==> flow/design.v <==
`timescale 1ns/1ps
module ram_single_port(
    input clk,
    input write_en,
    input reset,
    input [6:0] addr,
    input [7:0] data_in,
    output reg [7:0] data_out    
);
integer i;
reg [7:0] memory [63:0];
reg [7:0] temp;
reg [7:0] op_buff;
always@(posedge clk) 
begin
    if (reset == 1'b1)
    begin
        for (i=0;i<64;i=i+1) 
            memory[i] <= 8'h00;
        temp<=8'h00;
    end
    else
    begin
        if (write_en == 1)
        begin
            temp <= data_in;
            memory[addr[5:0]] <= data_in;
        end
        else
        begin
            temp <= memory[addr[5:0]];
            data_out <= memory[addr[5:0]];
        end
    end  
end
endmodule
# Tool chain data of ram_single_port
# Each step is given for the RTL above and for the edited RTL.
# "orig" refers to lines of the RTL above, "edited" to lines of the edited file.
# "change": "edited" minus "orig" as printed here. "rel_change_pct": 100 x difference / "orig".
# Cell names lack the library's common part.
# Not given: n/a
[setup]
design = "ram_single_port"
clk_port = "clk"
cell_library = "sky130hd"
lib_corner = "tt_025C_1v80"

# Diff
# The edit as a unified diff against the file above.
# The edited RTL no longer does the same as the RTL above: the edit was made by script, with no optimisation intended.
# begin of diff
@@ -4,8 +4,10 @@
     input write_en,
     input reset,
-    input [6:0] addr,
+    input [6:0] addr_pad,
     input [7:0] data_in,
     output reg [7:0] data_out    
 );
+reg [6:0] addr;
+always @(posedge clk) addr <= addr_pad;
 integer i;
 reg [7:0] memory [63:0];
# end of diff

# Word level
# Yosys after proc, flatten, opt, wreduce and memory -nomap, before mapping. Enables and synchronous resets that opt folds into registers are not counted as muxes. Memory bits, and registers merged into a memory's read port (data or address), are not among the register bits. Print and check cells are not counted. Equal cells are merged and count once.
# Yosys's memory passes give these memory sizes; they may raise the number of words (mostly to a power of two), join words into wider ones and drop unused or constant bits.
[word_totals]
columns = ["item", "orig", "edited", "change", "rel_change_pct"]
rows = [
  ["latch_bits", 0, 0, 0, "n/a"],
  ["memories", 1, 1, 0, 0.00],
  ["reg_bits", 0, 6, 6, "n/a"],
  ["out_inout_bits", 8, 8, 0, 0.00],
  ["word_cells", 11, 12, 1, 9.09],
  ["ramBits", 512, 512, 0, 0.00],
  ["input_bits", 18, 18, 0, 0.00],
  ["romBits", 0, 0, 0, "n/a"],
]
[classes]
columns = ["item", "orig", "edited", "change", "rel_change_pct"]
rows = [
  ["muxes", 7, 7, 0, 0.00],
  ["cmp", 0, 0, 0, "n/a"],
  ["shift", 0, 0, 0, "n/a"],
  ["n_div", 0, 0, 0, "n/a"],
  ["bitwise", 2, 2, 0, 0.00],
  ["multipliers", 0, 0, 0, "n/a"],
  ["reduce_and_logical", 1, 1, 0, 0.00],
  ["n_eq", 0, 0, 0, "n/a"],
  ["addsub", 0, 0, 0, "n/a"],
]
# Operator kinds equal on both sides are left out: 5.

# Longest topological paths
# Longest topological path by Yosys (ltp), each cell counted once; first at word level (registers and memories cut), then after technology mapping (sequential cells cut; the memories' decode and read muxes count).
[depth]
columns = ["item", "orig", "edited", "change", "rel_change_pct"]
rows = [
  ["word_depth", 2, 2, 0, 0.00],
  ["abc_area", "0", "0", "n/a", "n/a"],
  ["mapped_depth", 9, 9, 0, 0.00],
  ["depth_no_buf", 5, 5, 0, 0.00],
]

# Synthesis result
# The flow's flattened synthesis, as Yosys stat reports it; memories are mapped. The netlist is that of the ABC_AREA named above (0 if unset); the other value can give another one.
[synth_totals]
columns = ["item", "orig", "edited", "change", "rel_change_pct"]
rows = [
  ["seqArea_um2", 15615.0, 15735.1, 120.1, 0.77],
  ["cell_count", 1831, 1837, 6, 0.33],
  ["synth_area_um2", 24319.6, 24439.7, 120.1, 0.49],
  ["ffs", 520, 526, 6, 1.15],
  ["buffers", 153, 153, 0, 0.00],
]
[by_type]
columns = ["cell", "orig", "edited", "change"]
rows = [
  ["dfxtp_1", 0, 6, 6],
]
# Cell types equal on both sides are left out: 60.

# Path before layout
# Source: OpenSTA report_checks on the synthesized netlist (no wires, ideal clock, input and output delay 20% of the period each), path of least setup slack; recovery checks are left aside. Register names are those of the netlist, which keeps one name where synthesis merged equal registers.
[synth_timing]
columns = ["item", "orig", "edited", "change", "rel_change_pct"]
rows = [
  ["kind", "input to register", "input to register", "n/a", "n/a"],
  ["start", "in addr[4]", "in reset", "n/a", "n/a"],
  ["end", "mem memory[12][0]", "mem memory[12][0]", "n/a", "n/a"],
  ["path_stages", 7, 4, -3, -42.86],
  ["period_ns", 5.0, 5.0, 0.0, 0.00],
  ["setup_time_ns", 0.309, 0.309, 0.000, "n/a"],
  ["required_ns", 4.691, 4.691, 0.000, 0.00],
  ["launch_ns", 1.000, 1.000, 0.000, 0.00],
  ["path_delay_ns", 1.911, 1.335, -0.576, -30.14],
  ["setup_slack_ns", 2.089, 2.665, 0.576, "n/a"],
  ["t_arrival_ns", 2.602, 2.026, -0.576, -22.14],
  ["input_delay_ns", 1.000, 1.000, 0.000, 0.00],
  ["n_path_buf", 4, 0, -4, -100.00],
  ["synth_period_reached_ns", 2.911, 2.335, -0.576, -19.79],
]
# "path_delay_ns" = arrival - input delay + setup time.
# "path_stages" counts driving pins, that of a launching flip-flop among them; a cell with two outputs on the path counts twice.
# "synth_period_reached_ns" is the clock period less the worst setup slack; recovery checks do not enter. This is arithmetic on one report: input and output delays are still those of the set period (20% each).
# The rows between start and end are the longest chain of elaborated cells between them; the timing report does not say that the signal goes this way. Where chains are equally long, one stands for them.
# A line is the first line of the expression or statement that the cell stems from. Yosys adds cells for indexed reads and writes and turns some case tables into memories.
[synth_via_orig]
path_cell_list = "clkbuf_1 > or3b_2 > clkbuf_1 > buf_2 > buf_1 > nor2_1 > or2_2"
elab_chain_len = 2
cone_cells = 2
cone_lines = 2
cone_classes = "mux: 2"
[synth_rtl_orig]
columns = ["item", "line", "text"]
rows = [
  ["start: declaration", 6, "input [6:0] addr,"],
  ["6-bit two-way mux", 24, "if (write_en == 1)"],
  ["6-bit two-way mux", 16, "if (reset == 1'b1)"],
  ["end: declaration", 11, "reg [7:0] memory [63:0];"],
]
# edited: The path ends at the enable pin of a flip-flop; only ways to that pin are counted.
[synth_via_edited]
path_cell_list = "nor3b_1 > nand2_1 > nor2_1 > or2_2"
elab_chain_len = 1
cone_cells = 3
cone_lines = 1
cone_classes = "mux: 3"
[synth_rtl_edited]
columns = ["item", "line", "text"]
rows = [
  ["start: declaration", 5, "input reset,"],
  ["6-bit two-way mux", 18, "if (reset == 1'b1)"],
  ["end: declaration", 13, "reg [7:0] memory [63:0];"],
]

# Timing after layout
# From the final timing report of the runs of set A: the path of least setup slack in the routed layout; clock arrival at registers is part of the times.
[layout_timing]
columns = ["item", "orig", "edited", "change", "rel_change_pct"]
rows = [
  ["kind", "input to register", "register to register", "n/a", "n/a"],
  ["start", "in addr[5]", "reg addr[1]", "n/a", "n/a"],
  ["end", "reg data_out[1]", "mem memory[39][1]", "n/a", "n/a"],
  ["path_stages", 6, 5, -1, -16.67],
  ["period_ns", 3.6, 3.6, 0.0, 0.00],
  ["n_path_buf", 2, 0, -2, -100.00],
  ["required_ns", 3.93, 3.89, -0.04, -1.02],
  ["launch_ns", 0.72, 0.59, -0.13, -18.06],
  ["t_arrival_ns", 3.16, 3.36, 0.20, 6.33],
  ["setup_time_ns", 0.26, 0.30, 0.04, "n/a"],
  ["setup_slack_ns", 0.77, 0.53, -0.24, "n/a"],
  ["input_delay_ns", 0.72, "n/a", "n/a", "n/a"],
]
# The rows between start and end are the longest chain of elaborated cells between them; the timing report does not say that the signal goes this way. Where chains are equally long, one stands for them.
[layout_via_orig]
path_cell_list = "clkdlybuf4s50_1 > buf_4 > or3b_2 > o221ai_1 > a221o_1 > or4_1"
[layout_rtl_orig]
columns = ["item", "line", "text"]
rows = [
  ["start: declaration", 6, "input [6:0] addr,"],
  ["end: declaration", 8, "output reg [7:0] data_out"],
]
# orig: No chain of elaborated cells between the ends is given.
[layout_via_edited]
path_cell_list = "dfxtp_4 > and2_1 > nand2_1 > nor2_1 > or2_2"
elab_chain_len = 2
cone_cells = 2
cone_lines = 2
cone_classes = "mux: 2"
[layout_rtl_edited]
columns = ["item", "line", "text"]
rows = [
  ["start: assignment", 11, "always @(posedge clk) addr <= addr_pad;"],
  ["6-bit two-way mux", 26, "if (write_en == 1)"],
  ["6-bit two-way mux", 18, "if (reset == 1'b1)"],
  ["end: declaration", 13, "reg [7:0] memory [63:0];"],
]

# Layout results
# Both versions went through the flow (Yosys, OpenROAD) with the same settings in each pair. Constraints: input delay and output delay 20% of the set period each, output load 0.01 pF.
[settings_set_A]
CORE_UTILIZATION = 45
period_ns = 3.6
CAP_MARGIN = 20
CORE_MARGIN = 2
SLEW_MARGIN = 20
[results_set_A]
columns = ["item", "orig", "edited", "change", "rel_change_pct"]
rows = [
  ["worst_setup_slack_ns", 0.769, 0.533, -0.236, "n/a"],
  ["synthArea_um2", 24319.6, 24439.7, 120.1, 0.49],
  ["design_power_mw", 13.533, 13.457, -0.076, -0.56],
  ["stdcell_area_um2", 27567.7, 27599.0, 31.3, 0.11],
  ["die_area_um2", 55918.1, 56190.3, 272.2, 0.49],
  ["achieved_clock_period_ns", 2.831, 3.067, 0.236, 8.34],
  ["fin_tns_ns", 0.000, 0.000, 0.000, "n/a"],
  ["finalUtil_pct", 51.4, 51.4, 0.0, "n/a"],
  ["fin_hold_ws_ns", 0.726, 0.549, -0.177, "n/a"],
]
[settings_set_B]
ABC_AREA = 0
CAP_MARGIN = 25
CELL_PAD_IN_SITES_GLOBAL_PLACEMENT = 2
CORE_UTILIZATION = 41
CTS_CLUSTER_DIAMETER = 119
MAX_ROUTING_LAYER = "met4"
MIN_ROUTING_LAYER = "met1"
PLACE_DENSITY_LB_ADDON = 0.21
SETUP_SLACK_MARGIN = 0.77
SLEW_MARGIN = 10
period_ns = 6.47
CORE_MARGIN = 2
[results_set_B]
columns = ["item", "orig", "edited", "change", "rel_change_pct"]
rows = [
  ["worst_setup_slack_ns", 2.350, 2.529, 0.179, "n/a"],
  ["synthArea_um2", 24319.6, 24439.7, 120.1, 0.49],
  ["design_power_mw", 7.786, 7.542, -0.244, -3.13],
  ["stdcell_area_um2", 26947.1, 26955.9, 8.8, 0.03],
  ["die_area_um2", 61281.0, 61578.4, 297.4, 0.49],
  ["achieved_clock_period_ns", 4.120, 3.941, -0.179, -4.34],
  ["fin_tns_ns", 0.000, 0.000, 0.000, "n/a"],
  ["finalUtil_pct", 45.8, 45.7, -0.1, "n/a"],
  ["fin_hold_ws_ns", 0.820, 0.804, -0.016, "n/a"],
]
# "achieved_clock_period_ns" is the run's clock period less its worst setup slack. It is reckoned from that one timing run; input and output delays stay at 20% of the period that was set.
# "design_power_mw" is the tool's figure for a default switching activity; nothing was simulated.
